==> flow/design.v <==
`timescale 1ns / 1ps
module display_controller(
	input clk,  
	input rst,
	output hSync, vSync,
	output reg bright,
	output reg[9:0] hCount, 
	output reg [9:0] vCount  
	);
	always @ (posedge clk, posedge rst)
		begin
		if (rst)
			begin
			hCount <= 0;
			vCount <= 0;
			end
		else if (hCount < 10'd799)
			begin
			hCount <= hCount + 1;
			end
		else if (vCount < 10'd524)
			begin
			hCount <= 0;
			vCount <= vCount + 1;
			end
		else
			begin
			hCount <= 0;
			vCount <= 0;
			end
		end
	assign hSync = (hCount < 96) ? 0:1;
	assign vSync = (vCount < 2) ? 0:1;
	always @(posedge clk, posedge rst)
		begin
		if (rst)
			bright <= 0;
		else if(hCount > 10'd143 && hCount < 10'd784 && vCount > 10'd34 && vCount < 10'd516)
			bright <= 1;
		else
			bright <= 0;
		end	
endmodule
`timescale 1ns / 1ps
module game_control(
	input clk,
	input en,  
	input bright,
	input rst,
	input up, input left, input right, input down,
	input [9:0] hCount, vCount,
	output reg [11:0] rgb,
	output reg [3:0] lives 
   );
	wire block_fill;
	wire block_white_fill_2;
	wire block_white_fill_3;
	wire block_white_fill_4;
	wire block_white_fill_5;
	wire block_white_fill_6;
	wire block_white_fill_7;
	wire block_white_fill_8;
	wire block_white_fill_9;
	wire block_white_fill_10;
	wire block_white_fill_11;
	wire block_red_fill_2;
	wire block_red_fill_3;
	wire block_red_fill_4;
	wire block_red_fill_5;
	wire block_red_fill_6;
	wire block_red_fill_7;
	wire block_red_fill_8;
	wire block_red_fill_9;
	wire block_red_fill_10;
	wire block_red_fill_11;
	wire block_blue_fill_2;
	wire block_blue_fill_3;
	wire block_blue_fill_4;
	wire block_blue_fill_5;
	wire block_blue_fill_6;
	wire block_blue_fill_7;
	wire block_blue_fill_8;
	wire block_blue_fill_9;
	wire block_blue_fill_10;
	wire block_blue_fill_11;
	wire ball_fill;
	wire start_screen;
	wire win_screen;
	wire lost_screen;
	reg [1:0] enablewhite2;
	reg [1:0] enablewhite3;
	reg [1:0] enablewhite4;
	reg [1:0] enablewhite5;
	reg [1:0] enablewhite6;
	reg [1:0] enablewhite7;
	reg [1:0] enablewhite8;
	reg [1:0] enablewhite9;
	reg [1:0] enablewhite10;
	reg [1:0] enablewhite11;
	reg [1:0] enablered2;
	reg [1:0] enablered3;
	reg [1:0] enablered4;
	reg [1:0] enablered5;
	reg [1:0] enablered6;
	reg [1:0] enablered7;
	reg [1:0] enablered8;
	reg [1:0] enablered9;
	reg [1:0] enablered10;
	reg [1:0] enablered11;
	reg [1:0] enableblue2;
	reg [1:0] enableblue3;
	reg [1:0] enableblue4;
	reg [1:0] enableblue5;
	reg [1:0] enableblue6;
	reg [1:0] enableblue7;
	reg [1:0] enableblue8;
	reg [1:0] enableblue9;
	reg [1:0] enableblue10;
	reg [1:0] enableblue11;
	reg reg_down;
	reg [9:0] xpos, ypos;
	reg [9:0] xpos2, ypos2;
	reg [1:0] move;
	reg [1:0] ydirection;
	reg [1:0] ydir_b, ydir_n;
	reg ydir_nset;
	reg [1:0] xdirection;
	reg [1:0] xspeed;
	parameter BLACK  = 12'b0000_0000_0000;
	parameter WHITE  = 12'b1111_1111_1111;
	parameter RED    = 12'b1111_0000_0000;
	parameter GREEN  = 12'b0000_1111_0000;
	parameter GREY   = 12'b0101_0101_0101;
	parameter YELLOW = 12'b1111_1111_0000;
	parameter CYAN   = 12'b0000_1111_1111;
	parameter BLUE   = 12'b0000_0000_1111;
	always@ (*) begin
		if(reg_down == 1)
			if(~bright )	 
				rgb = 12'b0000_0000_0000;
			else if (lives < 1 && lost_screen && !(enableblue2 == 0 && enableblue3 == 0 && enableblue4 == 0 && enableblue5 == 0 && enableblue6 == 0 && enableblue7 == 0 
			&& enableblue8 == 0 && enableblue9 == 0 && enableblue10 == 0 && enableblue11 == 0 && enablered2 == 0 && enablered3 == 0 && enablered4 == 0 
			&& enablered5 == 0 && enablered6 == 0 && enablered7 == 0 && enablered8 == 0 && enablered9 == 0 && enablered10 == 0 && enablered11 == 0 &&
			enablewhite2 == 0 && enablewhite3 == 0 && enablewhite4 == 0 && enablewhite5 == 0 && enablewhite6 == 0 && enablewhite7 == 0 && enablewhite8 == 0 && 
			enablewhite9 == 0 && enablewhite10 == 0 && enablewhite11 == 0))
				rgb = RED;
			else if (lives >= 1 && block_fill && !(enableblue2 == 0 && enableblue3 == 0 && enableblue4 == 0 && enableblue5 == 0 && enableblue6 == 0 && enableblue7 == 0 
			&& enableblue8 == 0 && enableblue9 == 0 && enableblue10 == 0 && enableblue11 == 0 && enablered2 == 0 && enablered3 == 0 && enablered4 == 0 
			&& enablered5 == 0 && enablered6 == 0 && enablered7 == 0 && enablered8 == 0 && enablered9 == 0 && enablered10 == 0 && enablered11 == 0 &&
			enablewhite2 == 0 && enablewhite3 == 0 && enablewhite4 == 0 && enablewhite5 == 0 && enablewhite6 == 0 && enablewhite7 == 0 && enablewhite8 == 0 && 
			enablewhite9 == 0 && enablewhite10 == 0 && enablewhite11 == 0)) 
				rgb = GREY; 
			else if (lives >= 1 && block_white_fill_2 || block_white_fill_3 || block_white_fill_4 || block_white_fill_5 || block_white_fill_6 || block_white_fill_7|| 
			block_white_fill_8 || block_white_fill_9 || block_white_fill_10 || block_white_fill_11) 
				rgb = WHITE; 
			else if (lives >= 1 && block_red_fill_2 || block_red_fill_3 || block_red_fill_4 || block_red_fill_5 || block_red_fill_6 || block_red_fill_7|| 
			block_red_fill_8 || block_red_fill_9 || block_red_fill_10 || block_red_fill_11)
				rgb = RED; 
			else if (lives >= 1 && block_blue_fill_2 || block_blue_fill_3 || block_blue_fill_4 || block_blue_fill_5 || block_blue_fill_6 || block_blue_fill_7|| 
			block_blue_fill_8 || block_blue_fill_9 || block_blue_fill_10 || block_blue_fill_11)
				rgb = BLUE;
			else if (lives >= 1 && ball_fill && !(enableblue2 == 0 && enableblue3 == 0 && enableblue4 == 0 && enableblue5 == 0 && enableblue6 == 0 && enableblue7 == 0 
			&& enableblue8 == 0 && enableblue9 == 0 && enableblue10 == 0 && enableblue11 == 0 && enablered2 == 0 && enablered3 == 0 && enablered4 == 0 
			&& enablered5 == 0 && enablered6 == 0 && enablered7 == 0 && enablered8 == 0 && enablered9 == 0 && enablered10 == 0 && enablered11 == 0 &&
			enablewhite2 == 0 && enablewhite3 == 0 && enablewhite4 == 0 && enablewhite5 == 0 && enablewhite6 == 0 && enablewhite7 == 0 && enablewhite8 == 0 && 
			enablewhite9 == 0 && enablewhite10 == 0 && enablewhite11 == 0))
				rgb = CYAN;
			else if(lives >= 1 && enableblue2 == 0 && enableblue3 == 0 && enableblue4 == 0 && enableblue5 == 0 && enableblue6 == 0 && enableblue7 == 0 
			&& enableblue8 == 0 && enableblue9 == 0 && enableblue10 == 0 && enableblue11 == 0 && enablered2 == 0 && enablered3 == 0 && enablered4 == 0 
			&& enablered5 == 0 && enablered6 == 0 && enablered7 == 0 && enablered8 == 0 && enablered9 == 0 && enablered10 == 0 && enablered11 == 0 &&
			enablewhite2 == 0 && enablewhite3 == 0 && enablewhite4 == 0 && enablewhite5 == 0 && enablewhite6 == 0 && enablewhite7 == 0 && enablewhite8 == 0 && 
			enablewhite9 == 0 && enablewhite10 == 0 && enablewhite11 == 0 && win_screen)
				rgb = GREEN;
			else	
				rgb= BLACK;	
		else
		  if(~bright )	 
		      rgb = 12'b0000_0000_0000;
		  else if (start_screen)
		      rgb = YELLOW;
		  else
		      rgb = BLACK;
	end
	assign block_fill= vCount>=(ypos-5) && vCount<=(ypos+5) && hCount>=(xpos-50) && hCount<=(xpos+50);
	assign start_screen = ((hCount>= 10'd148) && (hCount <= 10'd776)) && ((vCount >= 10'd40) && (vCount <= 10'd600));
	assign win_screen = ((hCount>= 10'd148) && (hCount <= 10'd776)) && ((vCount >= 10'd40) && (vCount <= 10'd600));
	assign lost_screen = ((hCount>= 10'd148) && (hCount <= 10'd776)) && ((vCount >= 10'd40) && (vCount <= 10'd600));
	assign block_white_fill_2= ((hCount>= 10'd148) && (hCount <= 10'd209)) && ((vCount >= 10'd40) && (vCount <= 10'd90) && (enablewhite2)) ? 1 : 0;
	assign block_white_fill_3= ((hCount>= 10'd211) && (hCount <= 10'd272)) && ((vCount >= 10'd40) && (vCount <= 10'd90) && (enablewhite3)) ? 1 : 0;
	assign block_white_fill_4= ((hCount>= 10'd274) && (hCount <= 10'd335)) && ((vCount >= 10'd40) && (vCount <= 10'd90) && (enablewhite4)) ? 1 : 0;
	assign block_white_fill_5= ((hCount>= 10'd337) && (hCount <= 10'd398)) && ((vCount >= 10'd40) && (vCount <= 10'd90) && (enablewhite5)) ? 1 : 0;
	assign block_white_fill_6= ((hCount>= 10'd400) && (hCount <= 10'd461)) && ((vCount >= 10'd40) && (vCount <= 10'd90) && (enablewhite6)) ? 1 : 0;
	assign block_white_fill_7= ((hCount>= 10'd463) && (hCount <= 10'd524)) && ((vCount >= 10'd40) && (vCount <= 10'd90) && (enablewhite7)) ? 1 : 0;
	assign block_white_fill_8= ((hCount>= 10'd526) && (hCount <= 10'd587)) && ((vCount >= 10'd40) && (vCount <= 10'd90) && (enablewhite8)) ? 1 : 0;
	assign block_white_fill_9= ((hCount>= 10'd589) && (hCount <= 10'd650)) && ((vCount >= 10'd40) && (vCount <= 10'd90) && (enablewhite9)) ? 1 : 0;
	assign block_white_fill_10= ((hCount>= 10'd652) && (hCount <= 10'd713)) && ((vCount >= 10'd40) && (vCount <= 10'd90) && (enablewhite10)) ? 1 : 0;
	assign block_white_fill_11= ((hCount>= 10'd715) && (hCount <= 10'd776)) && ((vCount >= 10'd40) && (vCount <= 10'd90) && (enablewhite11)) ? 1 : 0;
	assign block_red_fill_2= ((hCount>= 10'd148) && (hCount <= 10'd209)) && ((vCount >= 10'd91) && (vCount <= 10'd141) && (enablered2)) ? 1 : 0;
	assign block_red_fill_3= ((hCount>= 10'd211) && (hCount <= 10'd272)) && ((vCount >= 10'd91) && (vCount <= 10'd141) && (enablered3)) ? 1 : 0;
	assign block_red_fill_4= ((hCount>= 10'd274) && (hCount <= 10'd335)) && ((vCount >= 10'd91) && (vCount <= 10'd141) && (enablered4)) ? 1 : 0;
	assign block_red_fill_5= ((hCount>= 10'd337) && (hCount <= 10'd398)) && ((vCount >= 10'd91) && (vCount <= 10'd141) && (enablered5)) ? 1 : 0;
	assign block_red_fill_6= ((hCount>= 10'd400) && (hCount <= 10'd461)) && ((vCount >= 10'd91) && (vCount <= 10'd141) && (enablered6)) ? 1 : 0;
	assign block_red_fill_7= ((hCount>= 10'd463) && (hCount <= 10'd524)) && ((vCount >= 10'd91) && (vCount <= 10'd141) && (enablered7)) ? 1 : 0;
	assign block_red_fill_8= ((hCount>= 10'd526) && (hCount <= 10'd587)) && ((vCount >= 10'd91) && (vCount <= 10'd141) && (enablered8)) ? 1 : 0;
	assign block_red_fill_9= ((hCount>= 10'd589) && (hCount <= 10'd650)) && ((vCount >= 10'd91) && (vCount <= 10'd141) && (enablered9)) ? 1 : 0;
	assign block_red_fill_10= ((hCount>= 10'd652) && (hCount <= 10'd713)) && ((vCount >= 10'd91) && (vCount <= 10'd141) && (enablered10)) ? 1 : 0;
	assign block_red_fill_11= ((hCount>= 10'd715) && (hCount <= 10'd776)) && ((vCount >= 10'd91) && (vCount <= 10'd141) && (enablered11)) ? 1 : 0;
	assign block_blue_fill_2= ((hCount>= 10'd148) && (hCount <= 10'd209)) && ((vCount >= 10'd142) && (vCount <= 10'd192) && (enableblue2)) ? 1 : 0;
	assign block_blue_fill_3= ((hCount>= 10'd211) && (hCount <= 10'd272)) && ((vCount >= 10'd142) && (vCount <= 10'd192) && (enableblue3)) ? 1 : 0;
	assign block_blue_fill_4= ((hCount>= 10'd274) && (hCount <= 10'd335)) && ((vCount >= 10'd142) && (vCount <= 10'd192) && (enableblue4)) ? 1 : 0;
	assign block_blue_fill_5= ((hCount>= 10'd337) && (hCount <= 10'd398)) && ((vCount >= 10'd142) && (vCount <= 10'd192) && (enableblue5)) ? 1 : 0;
	assign block_blue_fill_6= ((hCount>= 10'd400) && (hCount <= 10'd461)) && ((vCount >= 10'd142) && (vCount <= 10'd192) && (enableblue6)) ? 1 : 0;
	assign block_blue_fill_7= ((hCount>= 10'd463) && (hCount <= 10'd524)) && ((vCount >= 10'd142) && (vCount <= 10'd192) && (enableblue7)) ? 1 : 0;
	assign block_blue_fill_8= ((hCount>= 10'd526) && (hCount <= 10'd587)) && ((vCount >= 10'd142) && (vCount <= 10'd192) && (enableblue8)) ? 1 : 0;
	assign block_blue_fill_9= ((hCount>= 10'd589) && (hCount <= 10'd650)) && ((vCount >= 10'd142) && (vCount <= 10'd192) && (enableblue9)) ? 1 : 0;
	assign block_blue_fill_10= ((hCount>= 10'd652) && (hCount <= 10'd713)) && ((vCount >= 10'd142) && (vCount <= 10'd192) && (enableblue10)) ? 1 : 0;
	assign block_blue_fill_11= ((hCount>= 10'd715) && (hCount <= 10'd776)) && ((vCount >= 10'd142) && (vCount <= 10'd192) && (enableblue11)) ? 1 : 0;
	assign ball_fill =  (vCount>=(ypos2) && vCount<=(ypos2) && hCount>=(xpos2-10) && hCount<=(xpos2+10) || 
	                     vCount>=(ypos2-1) && vCount<=(ypos2+1) && hCount>=(xpos2-10) && hCount<=(xpos2+10)||
						 vCount>=(ypos2-2) && vCount<=(ypos2+2) && hCount>=(xpos2-10) && hCount<=(xpos2+10)|| 
	                     vCount>=(ypos2-3) && vCount<=(ypos2+3) && hCount>=(xpos2-8) && hCount<=(xpos2+8)||
						 vCount>=(ypos2-4) && vCount<=(ypos2+4) && hCount>=(xpos2-8) && hCount<=(xpos2+8) ||
	                     vCount>=(ypos2-5) && vCount<=(ypos2+5) && hCount>=(xpos2-6) && hCount<=(xpos2+6) ||
						 vCount>=(ypos2-6) && vCount<=(ypos2+6) && hCount>=(xpos2-6) && hCount<=(xpos2+6) ||
	                     vCount>=(ypos2-7) && vCount<=(ypos2+7) && hCount>=(xpos2-4) && hCount<=(xpos2+4)||
						 vCount>=(ypos2-7) && vCount<=(ypos2+7) && hCount>=(xpos2-4) && hCount<=(xpos2+4)||
	                     vCount>=(ypos2-8) && vCount<=(ypos2+8) && hCount>=(xpos2-2) && hCount<=(xpos2+2) ||
	                     vCount>=(ypos2-9) && vCount<=(ypos2+9) && hCount>=(xpos2-1) && hCount<=(xpos2+1));
	always@ (posedge clk, posedge rst)
		begin
			if(rst)
			begin
				reg_down <= 0;
				move <= 0;
			end	
		    else if (en && down) 
				reg_down <= 1;
			else if(en && up && reg_down == 1)
				move <=1;
		end
	always@(posedge clk, posedge rst) 
	begin
		if(rst)
			begin 
				lives <= 3'd3;
				enablewhite2 <= 1;
				enablewhite3 <= 1;
				enablewhite4 <= 1;
				enablewhite5 <= 1;
				enablewhite6 <= 1;
				enablewhite7 <= 1;
				enablewhite8 <= 1;
				enablewhite9 <= 1;
				enablewhite10 <= 1;
				enablewhite11 <= 1;
				enablered2 <= 1;
				enablered3 <= 1;
				enablered4 <= 1;
				enablered5 <= 1;
				enablered6 <= 1;
				enablered7 <= 1;
				enablered8 <= 1;
				enablered9 <= 1;
				enablered10 <= 1;
				enablered11 <= 1;
				enableblue2 <= 1;
				enableblue3 <= 1;
				enableblue4 <= 1;
				enableblue5 <= 1;
				enableblue6 <= 1;
				enableblue7 <= 1;
				enableblue8 <= 1;
				enableblue9 <= 1;
				enableblue10 <= 1;
				enableblue11 <= 1;
				xpos <= 450;
				ypos <= 470;
				xpos2 <= 450;
				ypos2 <= 456;
				ydirection <= 1;
				xdirection <= 2;
				xspeed <= 0;
			end
		else if (en && reg_down == 1)
			begin
			ydir_b = ydirection;
			ydir_n = ydirection;
			ydir_nset = 1'b0;
			if ((ypos2 + 4 > 465) && (ypos2 + 4 < 467) && ydir_b == 0) 
				begin
					if ((xpos2 >= xpos - 50) && (xpos2 <= xpos + 50))
						begin ydir_n = 1; ydir_nset = 1'b1; end
					if ((xpos2 >= xpos - 1) && (xpos2 <= xpos + 1))
						begin
							xdirection <= 2;
							xspeed <= 0;
						end
					if ((xpos2 >= xpos - 50) && (xpos2 <= xpos -27))
						begin
							xdirection <= 0;
							xspeed <= 2;
						end
					if ((xpos2 >= xpos - 26) && (xpos2 <= xpos - 2))
						begin
							xdirection <= 0;
							xspeed <= 1;
						end
					if ((xpos2 >= xpos + 2) && (xpos2 <= xpos + 26))
						begin
							xdirection <= 1;
							xspeed <= 1;
						end
					if ((xpos2 >= xpos + 27) && (xpos2 <= xpos +50))
					begin
						xdirection <= 1;
						xspeed <= 2;
					end
			end
			begin
				if ((ypos2 - 4 <= 192))
					begin
						if ((xpos2 - 10 >= 148) && (xpos2 + 10 <= 210) && (enableblue2))
						begin
							enableblue2 <= 0;
							ydir_b = 0;
						end
						if ((xpos2 - 10 >= 211) && (xpos2 + 10 <= 273) && (enableblue3))
						begin
							enableblue3 <= 0;
							ydir_b = 0;
						end
						if ((xpos2 - 10 >= 274) && (xpos2 + 10 <= 336) && (enableblue4))
						begin
							enableblue4 <= 0;
							ydir_b = 0;
						end
						if ((xpos2 - 10 >= 337) && (xpos2 + 10 <= 399) && (enableblue5))
						begin
							enableblue5 <= 0;
							ydir_b = 0;
						end
						if ((xpos2 - 10 >= 400) && (xpos2 + 10 <= 462) && (enableblue6))
						begin
							enableblue6 <= 0;
							ydir_b = 0;
						end
						if ((xpos2 - 10 >= 461) && (xpos2 + 10 <= 525) && (enableblue7))
						begin
							enableblue7 <= 0;
							ydir_b = 0;
						end
						if ((xpos2 - 10 >= 526) && (xpos2 + 10 <= 588) && (enableblue8))
						begin
							enableblue8 <= 0;
							ydir_b = 0;
						end
						if ((xpos2 - 10 >= 589) && (xpos2 + 10 <= 651) && (enableblue9))
						begin
							enableblue9 <= 0;
							ydir_b = 0;
						end
						if ((xpos2 - 10 >= 652) && (xpos2 + 10 <= 714) && (enableblue10))
						begin
							enableblue10 <= 0;
							ydir_b = 0;
						end
						if ((xpos2 - 10 >= 715) && (xpos2 + 10 <= 778) && (enableblue11))
						begin
							enableblue11 <= 0;
							ydir_b = 0;
						end
					end
			end
			begin
				if ((ypos2 + 4 <= 146) && (ypos2 + 4 >= 142) && (ydir_b == 0))
					begin
						if ((xpos2 - 10 >= 148) && (xpos2 + 10 <= 210) && (enableblue2))
						begin
							enableblue2 <= 0;
							ydir_b = 1;
						end
						if ((xpos2 - 10 >= 211) && (xpos2 + 10 <= 273) && (enableblue3))
						begin
							enableblue3 <= 0;
							ydir_b = 1;
						end
						if ((xpos2 - 10 >= 274) && (xpos2 + 10 <= 336) && (enableblue4))
						begin
							enableblue4 <= 0;
							ydir_b = 1;
						end
						if ((xpos2 - 10 >= 337) && (xpos2 + 10 <= 399) && (enableblue5))
						begin
							enableblue5 <= 0;
							ydir_b = 1;
						end
						if ((xpos2 - 10 >= 400) && (xpos2 + 10 <= 462) && (enableblue6))
						begin
							enableblue6 <= 0;
							ydir_b = 1;
						end
						if ((xpos2 - 10 >= 463) && (xpos2 + 10 <= 525) && (enableblue7))
						begin
							enableblue7 <= 0;
							ydir_b = 1;
						end
						if ((xpos2 - 10 >= 526) && (xpos2 + 10 <= 588) && (enableblue8))
						begin
							enableblue8 <= 0;
							ydir_b = 1;
						end
						if ((xpos2 - 10 >= 589) && (xpos2 + 10 <= 651) && (enableblue9))
						begin
							enableblue9 <= 0;
							ydir_b = 1;
						end
						if ((xpos2 - 10 >= 652) && (xpos2 + 10 <= 714) && (enableblue10))
						begin
							enableblue10 <= 0;
							ydir_b = 1;
						end
						if ((xpos2 - 10 >= 715) && (xpos2 + 10 <= 776) && (enableblue11))
						begin
							enableblue11 <= 0;
							ydir_b = 1;
						end
					end
			end
			begin
				if ((ypos2 - 4 <= 192) && (ypos2 - 4 >= 142))
					begin
						if ((xpos2 - 10 >= 205) && (xpos2 - 10 <= 209) && (enableblue2))
						begin
							enableblue2 <= 0;
							xdirection <= 1;
						end
						if ((xpos2 + 10 >= 148) && (xpos2 + 10 <= 152) && (enableblue2))
						begin
							enableblue2 <= 0;
							xdirection <= 0;
						end
						if ((xpos2 - 10 >= 268) && (xpos2 - 10 <= 272) && (enableblue3))
						begin
							enableblue3 <= 0;
							xdirection <= 1;
						end
						if ((xpos2 + 10 >= 211) && (xpos2 + 10 <= 215) && (enableblue3))
						begin
							enableblue3 <= 0;
							xdirection <= 0;
						end
						if ((xpos2 - 10 >= 331) && (xpos2 - 10 <= 335) && (enableblue4))
						begin
							enableblue4 <= 0;
							xdirection <= 1;
						end
						if ((xpos2 + 10 >= 274) && (xpos2 + 10 <= 278) && (enableblue4))
						begin
							enableblue4 <= 0;
							xdirection <= 0;
						end
						if ((xpos2 - 10 >= 394) && (xpos2 - 10 <= 398) && (enableblue5))
						begin
							enableblue5 <= 0;
							xdirection <= 1;
						end
						if ((xpos2 + 10 >= 337) && (xpos2 + 10 <= 341) && (enableblue5))
						begin
							enableblue5 <= 0;
							xdirection <= 0;
						end
						if ((xpos2 - 10 >= 457) && (xpos2 - 10 <= 461) && (enableblue6))
						begin
							enableblue6 <= 0;
							xdirection <= 1;
						end
						if ((xpos2 + 10 >= 400) && (xpos2 + 10 <= 404) && (enableblue6))
						begin
							enableblue6 <= 0;
							xdirection <= 0;
						end
						if ((xpos2 - 10 >= 520) && (xpos2 - 10 <= 524) && (enableblue7))
						begin
							enableblue7 <= 0;
							xdirection <= 1;
						end
						if ((xpos2 + 10 >= 463) && (xpos2 + 10 <= 467) && (enableblue7))
						begin
							enableblue7 <= 0;
							xdirection <= 0;
						end
						if ((xpos2 - 10 >= 583) && (xpos2 - 10 <= 587) && (enableblue8))
						begin
							enableblue8 <= 0;
							xdirection <= 1;
						end
						if ((xpos2 + 10 >= 526) && (xpos2 + 10 <= 530) && (enableblue8))
						begin
							enableblue8 <= 0;
							xdirection <= 0;
						end
						if ((xpos2 - 10 >= 646) && (xpos2 - 10 <= 650) && (enableblue9))
						begin
							enableblue9 <= 0;
							xdirection <= 1;
						end
						if ((xpos2 + 10 >= 589) && (xpos2 + 10 <= 593) && (enableblue9))
						begin
							enableblue9 <= 0;
							xdirection <= 0;
						end
						if ((xpos2 - 10 >= 709) && (xpos2 - 10 <= 713) && (enableblue10))
						begin
							enableblue10 <= 0;
							xdirection <= 1;
						end
						if ((xpos2 + 10 >= 652) && (xpos2 + 10 <= 656) && (enableblue10))
						begin
							enableblue10 <= 0;
							xdirection <= 0;
						end
						if ((xpos2 - 10 >= 772) && (xpos2 - 10 <= 776) && (enableblue11))
						begin
							enableblue11 <= 0;
							xdirection <= 1;
						end
						if ((xpos2 + 10 >= 715) && (xpos2 + 10 <= 719) && (enableblue11))
						begin
							enableblue11 <= 0;
							xdirection <= 0;
						end
					end
			end
			begin
				if ((ypos2 - 4 <= 141))
					begin
						if ((xpos2 - 10 >= 148) && (xpos2 + 10 <= 210) && (enablered2))
						begin
							enablered2 <= 0;
							ydir_b = 0;
						end
						if ((xpos2 - 10 >= 211) && (xpos2 + 10 <= 273) && (enablered3))
						begin
							enablered3 <= 0;
							ydir_b = 0;
						end
						if ((xpos2 - 10 >= 274) && (xpos2 + 10 <= 336) && (enablered4))
						begin
							enablered4 <= 0;
							ydir_b = 0;
						end
						if ((xpos2 - 10 >= 337) && (xpos2 + 10 <= 399) && (enablered5))
						begin
							enablered5 <= 0;
							ydir_b = 0;
						end
						if ((xpos2 - 10 >= 400) && (xpos2 + 10 <= 462) && (enablered6))
						begin
							enablered6 <= 0;
							ydir_b = 0;
						end
						if ((xpos2 - 10 >= 463) && (xpos2 + 10 <= 525) && (enablered7))
						begin
							enablered7 <= 0;
							ydir_b = 0;
						end
						if ((xpos2 - 10 >= 526) && (xpos2 + 10 <= 588) && (enablered8))
						begin
							enablered8 <= 0;
							ydir_b = 0;
						end
						if ((xpos2 - 10 >= 589) && (xpos2 + 10 <= 651) && (enablered9))
						begin
							enablered9 <= 0;
							ydir_b = 0;
						end
						if ((xpos2 - 10 >= 652) && (xpos2 + 10 <= 714) && (enablered10))
						begin
							enablered10 <= 0;
							ydir_b = 0;
						end
						if ((xpos2 - 10 >= 715) && (xpos2 + 10 <= 778) && (enablered11))
						begin
							enablered11 <= 0;
							ydir_b = 0;
						end
					end
			end	
			begin
				if ((ypos2 + 4 <= 92) && ydir_b == 0)
					begin
						if ((xpos2 - 10 >= 148) && (xpos2 + 10 <= 210) && (enablered2))
						begin
							enablered2 <= 0;
							ydir_b = 1;
						end
						if ((xpos2 - 10 >= 211) && (xpos2 + 10 <= 273) && (enablered3))
						begin
							enablered3 <= 0;
							ydir_b = 1;
						end
						if ((xpos2 - 10 >= 274) && (xpos2 + 10 <= 336) && (enablered4))
						begin
							enablered4 <= 0;
							ydir_b = 1;
						end
						if ((xpos2 - 10 >= 337) && (xpos2 + 10 <= 399) && (enablered5))
						begin
							enablered5 <= 0;
							ydir_b = 1;
						end
						if ((xpos2 - 10 >= 400) && (xpos2 + 10 <= 462) && (enablered6))
						begin
							enablered6 <= 0;
							ydir_b = 1;
						end
						if ((xpos2 - 10 >= 463) && (xpos2 + 10 <= 525) && (enablered7))
						begin
							enablered7 <= 0;
							ydir_b = 1;
						end
						if ((xpos2 - 10 >= 526) && (xpos2 + 10 <= 588) && (enablered8))
						begin
							enablered8 <= 0;
							ydir_b = 1;
						end
						if ((xpos2 - 10 >= 589) && (xpos2 + 10 <= 651) && (enablered9))
						begin
							enablered9 <= 0;
							ydir_b = 1;
						end
						if ((xpos2 - 10 >= 652) && (xpos2 + 10 <= 714) && (enablered10))
						begin
							enablered10 <= 0;
							ydir_b = 1;
						end
						if ((xpos2 - 10 >= 715) && (xpos2 + 10 <= 778) && (enablered11))
						begin
							enablered11 <= 0;
							ydir_b = 1;
						end
					end
			end	
			begin
				if ((ypos2 - 4 <= 141) && (ypos2 - 4 >= 91))
					begin
						if ((xpos2 - 10 >= 205) && (xpos2 - 10 <= 209) && (enablered2))
						begin
							enablered2 <= 0;
							xdirection <= 1;
						end
						if ((xpos2 + 10 >= 148) && (xpos2 + 10 <= 152) && (enablered2))
						begin
							enablered2 <= 0;
							xdirection <= 0;
						end
						if ((xpos2 - 10 >= 268) && (xpos2 - 10 <= 272) && (enablered3))
						begin
							enablered3 <= 0;
							xdirection <= 1;
						end
						if ((xpos2 + 10 >= 211) && (xpos2 + 10 <= 215) && (enablered3))
						begin
							enablered3 <= 0;
							xdirection <= 0;
						end
						if ((xpos2 - 10 >= 331) && (xpos2 - 10 <= 335) && (enablered4))
						begin
							enablered4 <= 0;
							xdirection <= 1;
						end
						if ((xpos2 + 10 >= 274) && (xpos2 + 10 <= 278) && (enablered4))
						begin
							enablered4 <= 0;
							xdirection <= 0;
						end
						if ((xpos2 - 10 >= 394) && (xpos2 - 10 <= 398) && (enablered5))
						begin
							enablered5 <= 0;
							xdirection <= 1;
						end
						if ((xpos2 + 10 >= 337) && (xpos2 + 10 <= 341) && (enablered5))
						begin
							enablered5 <= 0;
							xdirection <= 0;
						end
						if ((xpos2 - 10 >= 457) && (xpos2 - 10 <= 461) && (enablered6))
						begin
							enablered6 <= 0;
							xdirection <= 1;
						end
						if ((xpos2 + 10 >= 400) && (xpos2 + 10 <= 404) && (enablered6))
						begin
							enablered6 <= 0;
							xdirection <= 0;
						end
						if ((xpos2 - 10 >= 520) && (xpos2 - 10 <= 524) && (enablered7))
						begin
							enablered7 <= 0;
							xdirection <= 1;
						end
						if ((xpos2 + 10 >= 463) && (xpos2 + 10 <= 467) && (enablered7))
						begin
							enablered7 <= 0;
							xdirection <= 0;
						end
						if ((xpos2 - 10 >= 583) && (xpos2 - 10 <= 587) && (enablered8))
						begin
							enablered8 <= 0;
							xdirection <= 1;
						end
						if ((xpos2 + 10 >= 526) && (xpos2 + 10 <= 530) && (enablered8))
						begin
							enablered8 <= 0;
							xdirection <= 0;
						end
						if ((xpos2 - 10 >= 646) && (xpos2 - 10 <= 650) && (enablered9))
						begin
							enablered9 <= 0;
							xdirection <= 1;
						end
						if ((xpos2 + 10 >= 589) && (xpos2 + 10 <= 593) && (enablered9))
						begin
							enablered9 <= 0;
							xdirection <= 0;
						end
						if ((xpos2 - 10 >= 709) && (xpos2 - 10 <= 713) && (enablered10))
						begin
							enablered10 <= 0;
							xdirection <= 1;
						end
						if ((xpos2 + 10 >= 652) && (xpos2 + 10 <= 656) && (enablered10))
						begin
							enablered10 <= 0;
							xdirection <= 0;
						end
						if ((xpos2 - 10 >= 772) && (xpos2 - 10 <= 776) && (enablered11))
						begin
							enablered11 <= 0;
							xdirection <= 1;
						end
						if ((xpos2 + 10 >= 715) && (xpos2 + 10 <= 719) && (enablered11))
						begin
							enablered11 <= 0;
							xdirection <= 0;
						end
					end
			end
			begin
				if ((ypos2 - 4 <= 90))
					begin
						if ((xpos2 - 10 >= 148) && (xpos2 + 10 <= 210) && (enablewhite2))
						begin
							enablewhite2 <= 0;
							ydir_b = 0;
						end
						if ((xpos2 - 10 >= 211) && (xpos2 + 10 <= 273) && (enablewhite3))
						begin
							enablewhite3 <= 0;
							ydir_b = 0;
						end
						if ((xpos2 - 10 >= 274) && (xpos2 + 10 <= 336) && (enablewhite4))
						begin
							enablewhite4 <= 0;
							ydir_b = 0;
						end
						if ((xpos2 - 10 >= 337) && (xpos2 + 10 <= 399) && (enablewhite5))
						begin
							enablewhite5 <= 0;
							ydir_b = 0;
						end
						if ((xpos2 - 10 >= 400) && (xpos2 + 10 <= 462) && (enablewhite6))
						begin
							enablewhite6 <= 0;
							ydir_b = 0;
						end
						if ((xpos2 - 10 >= 463) && (xpos2 + 10 <= 525) && (enablewhite7))
						begin
							enablewhite7 <= 0;
							ydir_b = 0;
						end
						if ((xpos2 - 10 >= 526) && (xpos2 + 10 <= 588) && (enablewhite8))
						begin
							enablewhite8 <= 0;
							ydir_b = 0;
						end
						if ((xpos2 - 10 >= 589) && (xpos2 + 10 <= 651) && (enablewhite9))
						begin
							enablewhite9 <= 0;
							ydir_b = 0;
						end
						if ((xpos2 - 10 >= 652) && (xpos2 + 10 <= 714) && (enablewhite10))
						begin
							enablewhite10 <= 0;
							ydir_b = 0;
						end
						if ((xpos2 - 10 >= 715) && (xpos2 + 10 <= 778) && (enablewhite11))
						begin
							enablewhite11 <= 0;
							ydir_b = 0;
						end
					end
			end
			begin
				if ((ypos2 - 4 <= 90) && (ypos2 - 4 >= 40))
					begin
						if ((xpos2 - 10 >= 205) && (xpos2 - 10 <= 209) && (enablewhite2))
						begin
							enablewhite2 <= 0;
							xdirection <= 1;
						end
						if ((xpos2 + 10 >= 148) && (xpos2 + 10 <= 152) && (enablewhite2))
						begin
							enablewhite2 <= 0;
							xdirection <= 0;
						end
						if ((xpos2 - 10 >= 268) && (xpos2 - 10 <= 272) && (enablewhite3))
						begin
							enablewhite3 <= 0;
							xdirection <= 1;
						end
						if ((xpos2 + 10 >= 211) && (xpos2 + 10 <= 215) && (enablewhite3))
						begin
							enablewhite3 <= 0;
							xdirection <= 0;
						end
						if ((xpos2 - 10 >= 331) && (xpos2 - 10 <= 335) && (enablewhite4))
						begin
							enablewhite4 <= 0;
							xdirection <= 1;
						end
						if ((xpos2 + 10 >= 274) && (xpos2 + 10 <= 278) && (enablewhite4))
						begin
							enablewhite4 <= 0;
							xdirection <= 0;
						end
						if ((xpos2 - 10 >= 394) && (xpos2 - 10 <= 398) && (enablewhite5))
						begin
							enablewhite5 <= 0;
							xdirection <= 1;
						end
						if ((xpos2 + 10 >= 337) && (xpos2 + 10 <= 341) && (enablewhite5))
						begin
							enablewhite5 <= 0;
							xdirection <= 0;
						end
						if ((xpos2 - 10 >= 457) && (xpos2 - 10 <= 461) && (enablewhite6))
						begin
							enablewhite6 <= 0;
							xdirection <= 1;
						end
						if ((xpos2 + 10 >= 400) && (xpos2 + 10 <= 404) && (enablewhite6))
						begin
							enablewhite6 <= 0;
							xdirection <= 0;
						end
						if ((xpos2 - 10 >= 520) && (xpos2 - 10 <= 524) && (enablewhite7))
						begin
							enablewhite7 <= 0;
							xdirection <= 1;
						end
						if ((xpos2 + 10 >= 463) && (xpos2 + 10 <= 467) && (enablewhite7))
						begin
							enablewhite7 <= 0;
							xdirection <= 0;
						end
						if ((xpos2 - 10 >= 583) && (xpos2 - 10 <= 587) && (enablewhite8))
						begin
							enablewhite8 <= 0;
							xdirection <= 1;
						end
						if ((xpos2 + 10 >= 526) && (xpos2 + 10 <= 530) && (enablewhite8))
						begin
							enablewhite8 <= 0;
							xdirection <= 0;
						end
						if ((xpos2 - 10 >= 646) && (xpos2 - 10 <= 650) && (enablewhite9))
						begin
							enablewhite9 <= 0;
							xdirection <= 1;
						end
						if ((xpos2 + 10 >= 589) && (xpos2 + 10 <= 593) && (enablewhite9))
						begin
							enablewhite9 <= 0;
							xdirection <= 0;
						end
						if ((xpos2 - 10 >= 709) && (xpos2 - 10 <= 713) && (enablewhite10))
						begin
							enablewhite10 <= 0;
							xdirection <= 1;
						end
						if ((xpos2 + 10 >= 652) && (xpos2 + 10 <= 656) && (enablewhite10))
						begin
							enablewhite10 <= 0;
							xdirection <= 0;
						end
						if ((xpos2 - 10 >= 772) && (xpos2 - 10 <= 776) && (enablewhite11))
						begin
							enablewhite11 <= 0;
							xdirection <= 1;
						end
						if ((xpos2 + 10 >= 715) && (xpos2 + 10 <= 719) && (enablewhite11))
						begin
							enablewhite11 <= 0;
							xdirection <= 0;
						end
					end
			end
		if ((ypos2 - 4 <= 41) && (ydir_b)) 
			begin ydir_n = 0; ydir_nset = 1'b1; end
		if ((xpos2 - 5 <= 147) && (xdirection == 0)) 
			xdirection <= 1;
		if ((xpos2 + 5 >= 777) && (xdirection == 1)) 
			xdirection <= 0;
		if(move && ypos2 <= 475)
			begin
				if (ydir_b == 1)
					ypos2 <= ypos2 - 2;
				else if (ydir_b == 0)
					ypos2 <= ypos2 + 2;
				else if (ydir_b == 2)
					ypos2 <= ypos2 - 1;
				if (xdirection == 0)
				begin
					if (xspeed == 2)
					begin
						if( xpos2 - 4 >= 148)
							xpos2 <= xpos2 - 4;
					end
					else if (xspeed == 1)
					begin
						if( xpos2 - 2 >= 148)
							xpos2 <= xpos2 - 2;
					end
				end
				else if (xdirection == 1)
				begin
					if (xspeed == 2)
					begin
						if( xpos2 + 4 <= 776)
							xpos2 <= xpos2 + 4;
					end
					else if (xspeed == 1)
					begin
						if( xpos2 + 2 <= 776)
							xpos2 <= xpos2 + 2;
					end
				end
				else if (xdirection == 2)
				begin
					xpos2 <= xpos2;
				end
			end
		else if (ypos2 >= 471)
			begin 
				lives <= lives - 3'd1;
				if (ypos2 >= 472)
					begin
						xpos <= 450;
						ypos <= 470;
						xpos2 <= 450;
						ypos2 <= 456;
						begin ydir_n = 1; ydir_nset = 1'b1; end
						xdirection <= 2;
					end
			end
		if(right) 
			begin
				xpos<=xpos+4;  
				if(xpos>=730)  
					xpos<=730;
			end
		else if(left) 
			begin
				xpos<=xpos-4;
				if(xpos<=200)
					xpos<=200;
			end
			ydirection <= ydir_nset ? ydir_n : ydir_b;
		end
	end
endmodule
module display_lives(
	input clk,
	input[3:0] displayNumber,
	output reg [3:0] anode,
	output reg [6:0] ssdOut	
    );
	reg [20:0] refresh;
	reg [3:0] LEDNumber;
	wire [1:0] LEDCounter;
	always @ (posedge clk)
	begin
		refresh <= refresh + 21'd1;
	end
	assign LEDCounter = refresh[20:19];
	always @ (*)
	 begin
		begin
			anode = 4'b1110;
			LEDNumber = displayNumber;
		end	
	end
	always @ (*)
    begin
        case (LEDNumber)
        4'd0: ssdOut = 7'b0000001;     
        4'd1: ssdOut = 7'b1001111; 
        4'd2: ssdOut = 7'b0010010; 
        4'd3: ssdOut = 7'b0000110;  
        default: ssdOut = 7'b0000110; 
        endcase
    end
endmodule
`timescale 1ns / 1ps
module vga_top(
	input ClkPort,
	input BtnC,
	input BtnU,
	input BtnD,
	input BtnR,
	input BtnL,
	input MoveTick,  
	output hSync, vSync,
	output [3:0] vgaR, vgaG, vgaB,
	output An0, An1, An2, An3, An4, An5, An6, An7,
	output Ca, Cb, Cc, Cd, Ce, Cf, Cg, Dp,
	output MemOE, MemWR, RamCS, QuadSpiFlashCS
	);
	wire Reset;
	assign Reset=BtnC;
	wire bright;
	wire[9:0] hc, vc;
	wire[3:0] lives;
	wire [6:0] ssdOut;
	wire [3:0] anode;
	wire [11:0] rgb;
	display_controller dc(.clk(ClkPort), .rst(Reset), .hSync(hSync), .vSync(vSync), .bright(bright), .hCount(hc), .vCount(vc));
	game_control sc(.clk(ClkPort), .en(MoveTick), .bright(bright), .rst(BtnC), .up(BtnU), .down(BtnD),.left(BtnL),.right(BtnR),.hCount(hc), .vCount(vc), .rgb(rgb), .lives(lives));
	display_lives cnt(.clk(ClkPort), .displayNumber(lives), .anode(anode), .ssdOut(ssdOut));
	assign vgaR = rgb[11 : 8];
	assign vgaG = rgb[7  : 4];
	assign vgaB = rgb[3  : 0];
	assign {MemOE, MemWR, RamCS, QuadSpiFlashCS} = 4'b1111;
	assign {An7, An6, An5, An4, An3, An2, An1, An0} = {4'b1111, anode};
	assign {Ca, Cb, Cc, Cd, Ce, Cf, Cg} = ssdOut[6 : 0];
	assign Dp = 1'b1;  
endmodule
# Reports on vga_top
# Module vga_top before and after one edit of its RTL, step after step.
# "before" refers to lines of the RTL above, "after" to lines of the edited file.
# "change" is "after" less "before", of the values as shown; "rel_change_pct" is that difference over "before", in percent.
# Operators: Yosys type, input widths -> output width; for muxes data width and select width s.
# Cell names lack the library's common part.
# The mark -- stands for no value.
[design]
top = "vga_top"
clk_port = "ClkPort"
lib = "sky130hd"
corner = "tt_025C_1v80"

# The edit
# The edit as a unified diff against the file above.
# A script made this edit. It changes what the design does and was not meant as an optimisation.
# begin of diff
@@ -1038,5 +1038,6 @@
 	display_controller dc(.clk(ClkPort), .rst(Reset), .hSync(hSync), .vSync(vSync), .bright(bright), .hCount(hc), .vCount(vc));
 	game_control sc(.clk(ClkPort), .en(MoveTick), .bright(bright), .rst(BtnC), .up(BtnU), .down(BtnD),.left(BtnL),.right(BtnR),.hCount(hc), .vCount(vc), .rgb(rgb), .lives(lives));
-	display_lives cnt(.clk(ClkPort), .displayNumber(lives), .anode(anode), .ssdOut(ssdOut));
+	assign anode = lives;
+	assign ssdOut = 0;
 	assign vgaR = rgb[11 : 8];
 	assign vgaG = rgb[7  : 4];
# end of diff

# Word level
# Yosys after proc, flatten, opt, wreduce and memory -nomap, before mapping. Memory bits, and registers merged into a memory's read port (data or address), are not among the register bits. Print and check cells are not counted. Equal cells are merged and count once.
[bits]
columns = ["item", "before", "after", "change", "rel_change_pct"]
rows = [
  ["ff_bits", 123, 123, 0, 0.00],
  ["inputBits", 7, 7, 0, 0.00],
  ["output_inout_bits", 34, 34, 0, 0.00],
  ["elab_cells", 1099, 1095, -4, -0.36],
]
[op_classes]
columns = ["item", "before", "after", "change", "rel_change_pct"]
rows = [
  ["addsub", 47, 47, 0, 0.00],
  ["compare", 168, 168, 0, 0.00],
  ["eq_ne", 16, 14, -2, -12.50],
  ["muxes", 412, 411, -1, -0.24],
  ["n_logic", 2, 2, 0, 0.00],
  ["reduce_logical", 412, 411, -1, -0.24],
]
[ops]
columns = ["cell", "before", "after", "change", "rel_change_pct"]
rows = [
  ["$eq 4x1->1 const B", 1, 0, -1, -100.00],
  ["$eq 4x2->1 const B", 1, 0, -1, -100.00],
  ["$logic_not 4->1", 1, 0, -1, -100.00],
  ["$pmux 7 s3", 1, 0, -1, -100.00],
]
# Unchanged operator kinds not shown: 73.

# Logic depth
# Yosys ltp: most cells in a row. Word level: on the elaborated netlist, between registers, memories and ports. Mapped: between sequential cells and ports; inverters and the memories' decode and read muxes count.
[depth]
columns = ["item", "before", "after", "change", "rel_change_pct"]
rows = [
  ["ltp_word", 77, 77, 0, 0.00],
  ["ABC_AREA", "0", "0", "--", "--"],
  ["ltp_mapped", 22, 23, 1, 4.55],
  ["ltp_nobuf", 21, 19, -2, -9.52],
]

# Mapped cells and area
# Yosys stat after the flow's synthesis: flattened, memories mapped to cells. It holds for the ABC_AREA given above (unset counts as 0); a run with the other value may have another netlist.
[types]
columns = ["cell_type", "before", "after", "change", "rel_change_pct"]
rows = [
  ["nand2_1", 281, 246, -35, -12.46],
  ["nor2_1", 265, 289, 24, 9.06],
  ["o21ai_0", 158, 181, 23, 14.56],
  ["nor3_1", 76, 90, 14, 18.42],
  ["buf_2", 14, 28, 14, 100.00],
  ["a21oi_1", 200, 188, -12, -6.00],
  ["and2_1", 63, 51, -12, -19.05],
  ["or3_1", 15, 27, 12, 80.00],
  ["nor4_1", 51, 40, -11, -21.57],
  ["o21a_1", 41, 52, 11, 26.83],
  ["nand4_1", 62, 72, 10, 16.13],
  ["inv_1", 90, 99, 9, 10.00],
  ["nand3_1", 98, 106, 8, 8.16],
  ["and3_1", 28, 21, -7, -25.00],
  ["clkbuf_1", 86, 92, 6, 6.98],
  ["a221oi_1", 13, 7, -6, -46.15],
  ["buf_1", 21, 16, -5, -23.81],
  ["a2111oi_0", 18, 13, -5, -27.78],
]
# Unchanged cell types not shown: 17.
# The list need not be complete.
[mapped]
columns = ["item", "before", "after", "change", "rel_change_pct"]
rows = [
  ["cell_count", 3012, 3086, 74, 2.46],
  ["synth_area_mm2", 0.0229145, 0.0234775, 0.0005630, 2.46],
  ["ffs", 120, 120, 0, 0.00],
  ["n_buf", 156, 169, 13, 8.33],
]
# By module: a second synthesis without flattening, with its own total; a netlist apart from the flattened one above.
[unflattened]
columns = ["item", "before", "after", "change", "rel_change_pct"]
rows = [
  ["cells_unflattened", 2980, 3014, 34, 1.14],
  ["hier_area_mm2", 0.0228857, 0.0226617, -0.0002240, -0.98],
]
# Rows give one instance, submodules left out.
[by_module_before]
columns = ["mod", "n_inst", "cells", "mod_area_mm2", "seq_area_mm2"]
rows = [
  ["game_control", 1, 2834, 0.0215619, 0.0025337],
  ["display_controller", 1, 123, 0.0011624, 0.0005255],
  ["display_lives", 1, 13, 0.0000901, 0],
  ["vga_top", 1, 10, 0.0000713, 0],
]
[by_module_after]
columns = ["mod", "n_inst", "cells", "mod_area_mm2", "seq_area_mm2"]
rows = [
  ["game_control", 1, 2873, 0.0213717, 0.0025337],
  ["display_controller", 1, 123, 0.0011624, 0.0005255],
  ["vga_top", 1, 18, 0.0001276, 0],
]

# Worst setup path after synthesis
# Path of least setup slack by OpenSTA after synthesis, without wires, with an ideal clock, recovery checks aside; 20% of the period is set as input and as output delay. Where synthesis merged equal registers, the netlist keeps one of their names.
[synth_path]
columns = ["item", "before", "after", "change", "rel_change_pct"]
rows = [
  ["path_type", "reg2out", "reg2out", "--", "--"],
  ["startpoint", "register sc.xpos2[2]", "register sc.xpos2[3]", "--", "--"],
  ["endpoint", "output vgaG[2]", "output vgaG[2]", "--", "--"],
  ["tclk_ps", 12000, 12000, 0, 0.00],
  ["t_first_pin_ps", 0, 0, 0, "--"],
  ["arrival_ps", 4471, 4378, -93, -2.08],
  ["t_required_ps", 9600, 9600, 0, 0.00],
  ["setup_slack_ps", 5129, 5222, 93, "--"],
  ["path_delay_ps", 4471, 4378, -93, -2.08],
  ["path_stages", 21, 21, 0, 0.00],
  ["path_buffers", 4, 6, 2, 50.00],
  ["synth_period_reached_ps", 6871, 6778, -93, -1.35],
]
# "path_delay_ps" = arrival - input delay + setup time.
# A path that ends at an output port has no setup time.
# "path_stages" counts driving pins, that of a launching flip-flop among them; a cell with two outputs on the path counts twice.
# "synth_period_reached_ps" = period - worst setup slack (recovery checks aside). The figure is calculated, with input and output delays left at 20% of the set period.
# The rows between start and end are the longest chain of elaborated cells between them; the timing report does not say that the signal goes this way. Where chains are equally long, one stands for them.
# A line is the first line of the expression or statement that the cell stems from. Yosys adds cells for indexed reads and writes and turns some case tables into memories.
# At most two assigning lines are given for a register; there are more.
[synth_between_before]
cell_sequence = "dfrtp_1 > clkbuf_1 > inv_1 > ha_1 > clkbuf_1 > clkbuf_1 > inv_1 > ha_1 > a21oi_1 > o21bai_1 > a21o_1 > a21o_1 > a21oi_1 > nor2b_1 > o21ai_0 > a21oi_1 > o32a_1 > a21o_1 > and3_1 > a22oi_1 > buf_4"
elab_chain_cells = 24
cone_cells = 64
[synth_lines_before]
columns = ["item", "line_no", "rtl"]
rows = [
  ["from (decl)", 122, "reg [9:0] xpos2, ypos2;"],
  ["from (assign)", 928, "xpos2 <= xpos2 - 4;"],
  ["from (assign)", 933, "xpos2 <= xpos2 - 2;"],
  ["$sub 10x4->11", 218, "assign ball_fill = (vCount>=(ypos2) && vCount<=(ypos2) && hCount>=(xpos2-10) && hCount<=(xpos2+10) ||"],
  ["$ge 10x32->1", 218, ""],
  ["$logic_and 1x1->1 (2 in a row)", 218, ""],
  ["$logic_or 1x1->1 (10 in a row)", 218, ""],
  ["$logic_and 1x1->1 (2 in a row)", 162, "else if (lives >= 1 && ball_fill && !(enableblue2 == 0 && enableblue3 == 0 && enableblue4 == 0 && enableblue5 ..."],
  ["$mux 12", 162, ""],
  ["$mux 12", 159, "else if (lives >= 1 && block_blue_fill_2 || block_blue_fill_3 || block_blue_fill_4 || block_blue_fill_5 || blo ..."],
  ["$mux 12", 156, "else if (lives >= 1 && block_red_fill_2 || block_red_fill_3 || block_red_fill_4 || block_red_fill_5 || block_r ..."],
  ["$mux 12", 153, "else if (lives >= 1 && block_white_fill_2 || block_white_fill_3 || block_white_fill_4 || block_white_fill_5 || ..."],
  ["$mux 12", 147, "else if (lives >= 1 && block_fill && !(enableblue2 == 0 && enableblue3 == 0 && enableblue4 == 0 && enableblue5 ..."],
  ["$mux 12", 141, "else if (lives < 1 && lost_screen && !(enableblue2 == 0 && enableblue3 == 0 && enableblue4 == 0 && enableblue5 ..."],
  ["$mux 12", 139, "if(~bright )"],
  ["$mux 12", 138, "if(reg_down == 1)"],
  ["to (decl)", 1025, "output [3:0] vgaR, vgaG, vgaB,"],
]
[synth_between_after]
cell_sequence = "dfrtp_1 > buf_2 > buf_2 > buf_1 > inv_1 > ha_1 > buf_2 > a21oi_2 > xnor2_1 > buf_2 > ha_1 > a21o_1 > a21o_1 > a21o_1 > a21o_1 > a211o_1 > o211ai_1 > o211ai_1 > nor3_1 > o211ai_1 > buf_4"
elab_chain_cells = 24
cone_cells = 64
[synth_lines_after]
columns = ["item", "line_no", "rtl"]
rows = [
  ["from (decl)", 122, "reg [9:0] xpos2, ypos2;"],
  ["from (assign)", 928, "xpos2 <= xpos2 - 4;"],
  ["from (assign)", 933, "xpos2 <= xpos2 - 2;"],
  ["$sub 10x4->11", 218, "assign ball_fill = (vCount>=(ypos2) && vCount<=(ypos2) && hCount>=(xpos2-10) && hCount<=(xpos2+10) ||"],
  ["$ge 10x32->1", 218, ""],
  ["$logic_and 1x1->1 (2 in a row)", 218, ""],
  ["$logic_or 1x1->1 (10 in a row)", 218, ""],
  ["$logic_and 1x1->1 (2 in a row)", 162, "else if (lives >= 1 && ball_fill && !(enableblue2 == 0 && enableblue3 == 0 && enableblue4 == 0 && enableblue5 ..."],
  ["$mux 12", 162, ""],
  ["$mux 12", 159, "else if (lives >= 1 && block_blue_fill_2 || block_blue_fill_3 || block_blue_fill_4 || block_blue_fill_5 || blo ..."],
  ["$mux 12", 156, "else if (lives >= 1 && block_red_fill_2 || block_red_fill_3 || block_red_fill_4 || block_red_fill_5 || block_r ..."],
  ["$mux 12", 153, "else if (lives >= 1 && block_white_fill_2 || block_white_fill_3 || block_white_fill_4 || block_white_fill_5 || ..."],
  ["$mux 12", 147, "else if (lives >= 1 && block_fill && !(enableblue2 == 0 && enableblue3 == 0 && enableblue4 == 0 && enableblue5 ..."],
  ["$mux 12", 141, "else if (lives < 1 && lost_screen && !(enableblue2 == 0 && enableblue3 == 0 && enableblue4 == 0 && enableblue5 ..."],
  ["$mux 12", 139, "if(~bright )"],
  ["$mux 12", 138, "if(reg_down == 1)"],
  ["to (decl)", 1025, "output [3:0] vgaR, vgaG, vgaB,"],
]

# Path in the finished layout
# From the final timing report of each run of pair 1: the path of least setup slack in the routed layout; clock arrival at registers is part of the times.
# The path's times are printed in steps of 10 ps; the period is the one set.
[layout_path]
columns = ["item", "before", "after", "change", "rel_change_pct"]
rows = [
  ["path_type", "reg2out", "reg2out", "--", "--"],
  ["startpoint", "register sc.xpos2[1]", "register sc.xpos2[2]", "--", "--"],
  ["endpoint", "output vgaB[2]", "output vgaG[2]", "--", "--"],
  ["tclk_ps", 9520, 9520, 0, 0.00],
  ["t_first_pin_ps", 490, 480, -10, -2.04],
  ["arrival_ps", 6530, 5900, -630, -9.65],
  ["t_required_ps", 7620, 7620, 0, 0.00],
  ["setup_slack_ps", 1090, 1710, 620, "--"],
  ["path_stages", 18, 18, 0, 0.00],
  ["path_buffers", 2, 2, 0, 0.00],
]
# The rows between start and end are the longest chain of elaborated cells between them; the timing report does not say that the signal goes this way. Where chains are equally long, one stands for them.
# At most two assigning lines are given for a register; there are more.
[layout_between_before]
cell_sequence = "dfstp_2 > inv_1 > ha_1 > ha_1 > a21o_1 > a21o_1 > a21o_1 > a21o_1 > a21o_1 > a2111oi_0 > nor3_1 > and4_1 > a2111oi_1 > buf_4 > a21oi_1 > o21ai_0 > a31oi_1 > clkdlybuf4s50_1"
elab_chain_cells = 24
cone_cells = 64
[layout_lines_before]
columns = ["item", "line_no", "rtl"]
rows = [
  ["from (decl)", 122, "reg [9:0] xpos2, ypos2;"],
  ["from (assign)", 928, "xpos2 <= xpos2 - 4;"],
  ["from (assign)", 933, "xpos2 <= xpos2 - 2;"],
  ["$sub 10x4->11", 218, "assign ball_fill = (vCount>=(ypos2) && vCount<=(ypos2) && hCount>=(xpos2-10) && hCount<=(xpos2+10) ||"],
  ["$ge 10x32->1", 218, ""],
  ["$logic_and 1x1->1 (2 in a row)", 218, ""],
  ["$logic_or 1x1->1 (10 in a row)", 218, ""],
  ["$logic_and 1x1->1 (2 in a row)", 162, "else if (lives >= 1 && ball_fill && !(enableblue2 == 0 && enableblue3 == 0 && enableblue4 == 0 && enableblue5 ..."],
  ["$mux 12", 162, ""],
  ["$mux 12", 159, "else if (lives >= 1 && block_blue_fill_2 || block_blue_fill_3 || block_blue_fill_4 || block_blue_fill_5 || blo ..."],
  ["$mux 12", 156, "else if (lives >= 1 && block_red_fill_2 || block_red_fill_3 || block_red_fill_4 || block_red_fill_5 || block_r ..."],
  ["$mux 12", 153, "else if (lives >= 1 && block_white_fill_2 || block_white_fill_3 || block_white_fill_4 || block_white_fill_5 || ..."],
  ["$mux 12", 147, "else if (lives >= 1 && block_fill && !(enableblue2 == 0 && enableblue3 == 0 && enableblue4 == 0 && enableblue5 ..."],
  ["$mux 12", 141, "else if (lives < 1 && lost_screen && !(enableblue2 == 0 && enableblue3 == 0 && enableblue4 == 0 && enableblue5 ..."],
  ["$mux 12", 139, "if(~bright )"],
  ["$mux 12", 138, "if(reg_down == 1)"],
  ["to (decl)", 1025, "output [3:0] vgaR, vgaG, vgaB,"],
]
[layout_between_after]
cell_sequence = "dfrtp_1 > buf_4 > inv_1 > ha_1 > inv_1 > ha_1 > a21o_1 > a21o_1 > a21o_1 > a21o_1 > a21o_1 > a21o_1 > a211o_1 > o211ai_1 > o211ai_1 > nor3_1 > o211ai_1 > clkdlybuf4s50_1"
elab_chain_cells = 24
cone_cells = 64
[layout_lines_after]
columns = ["item", "line_no", "rtl"]
rows = [
  ["from (decl)", 122, "reg [9:0] xpos2, ypos2;"],
  ["from (assign)", 928, "xpos2 <= xpos2 - 4;"],
  ["from (assign)", 933, "xpos2 <= xpos2 - 2;"],
  ["$sub 10x4->11", 218, "assign ball_fill = (vCount>=(ypos2) && vCount<=(ypos2) && hCount>=(xpos2-10) && hCount<=(xpos2+10) ||"],
  ["$ge 10x32->1", 218, ""],
  ["$logic_and 1x1->1 (2 in a row)", 218, ""],
  ["$logic_or 1x1->1 (10 in a row)", 218, ""],
  ["$logic_and 1x1->1 (2 in a row)", 162, "else if (lives >= 1 && ball_fill && !(enableblue2 == 0 && enableblue3 == 0 && enableblue4 == 0 && enableblue5 ..."],
  ["$mux 12", 162, ""],
  ["$mux 12", 159, "else if (lives >= 1 && block_blue_fill_2 || block_blue_fill_3 || block_blue_fill_4 || block_blue_fill_5 || blo ..."],
  ["$mux 12", 156, "else if (lives >= 1 && block_red_fill_2 || block_red_fill_3 || block_red_fill_4 || block_red_fill_5 || block_r ..."],
  ["$mux 12", 153, "else if (lives >= 1 && block_white_fill_2 || block_white_fill_3 || block_white_fill_4 || block_white_fill_5 || ..."],
  ["$mux 12", 147, "else if (lives >= 1 && block_fill && !(enableblue2 == 0 && enableblue3 == 0 && enableblue4 == 0 && enableblue5 ..."],
  ["$mux 12", 141, "else if (lives < 1 && lost_screen && !(enableblue2 == 0 && enableblue3 == 0 && enableblue4 == 0 && enableblue5 ..."],
  ["$mux 12", 139, "if(~bright )"],
  ["$mux 12", 138, "if(reg_down == 1)"],
  ["to (decl)", 1025, "output [3:0] vgaR, vgaG, vgaB,"],
]

# Flow runs
# Both versions went through the flow (Yosys, OpenROAD) with the same settings in each pair. Constraints: input delay and output delay 20% of the set period each, output load 0.01 pF.
[settings_pair_1]
CORE_UTILIZATION = 40
PLACE_DENSITY = 0.6
period_ns = 9.52
CAP_MARGIN = 20
CORE_MARGIN = 2
SLEW_MARGIN = 20
[results_pair_1]
columns = ["item", "before", "after", "change", "rel_change_pct"]
rows = [
  ["synth_area_mm2", 0.0229145, 0.0234775, 0.0005630, 2.46],
  ["final_die_area_mm2", 0.0592168, 0.0606489, 0.0014321, 2.42],
  ["post_route_stdcell_area_mm2", 0.0243609, 0.0250503, 0.0006894, 2.83],
  ["final_setup_ws_ps", 1085, 1713, 628, "--"],
  ["setup_tns_ps", 0, 0, 0, "--"],
  ["timing.hold.ws_ps", 463, 474, 11, "--"],
  ["design_power_w", 0.005534, 0.006865, 0.001331, 24.05],
]
[settings_pair_2]
CAP_MARGIN = 20
CELL_PAD_IN_SITES_DETAIL_PLACEMENT = 0
CORE_MARGIN = 3
CORE_UTILIZATION = 22
CTS_CLUSTER_SIZE = 66
GPL_TIMING_DRIVEN = 1
MAX_ROUTING_LAYER = "met5"
MIN_ROUTING_LAYER = "met2"
PLACE_DENSITY_LB_ADDON = 0.15
TNS_END_PERCENT = 100
period_ns = 13.1
SLEW_MARGIN = 20
[results_pair_2]
columns = ["item", "before", "after", "change", "rel_change_pct"]
rows = [
  ["synth_area_mm2", 0.0229145, 0.0234775, 0.0005630, 2.46],
  ["final_die_area_mm2", 0.108067, 0.110673, 0.002606, 2.41],
  ["post_route_stdcell_area_mm2", 0.0254056, 0.0260099, 0.0006043, 2.38],
  ["final_setup_ws_ps", 3604, 3795, 191, "--"],
  ["setup_tns_ps", 0, 0, 0, "--"],
  ["timing.hold.ws_ps", 469, 470, 1, "--"],
  ["design_power_w", 0.004318, 0.005368, 0.001050, 24.32],
]
# By "design_power_w" is meant OpenSTA's value without simulated activity: inputs other than the clock are taken to toggle once in ten clock periods, and the tool carries that through the logic.
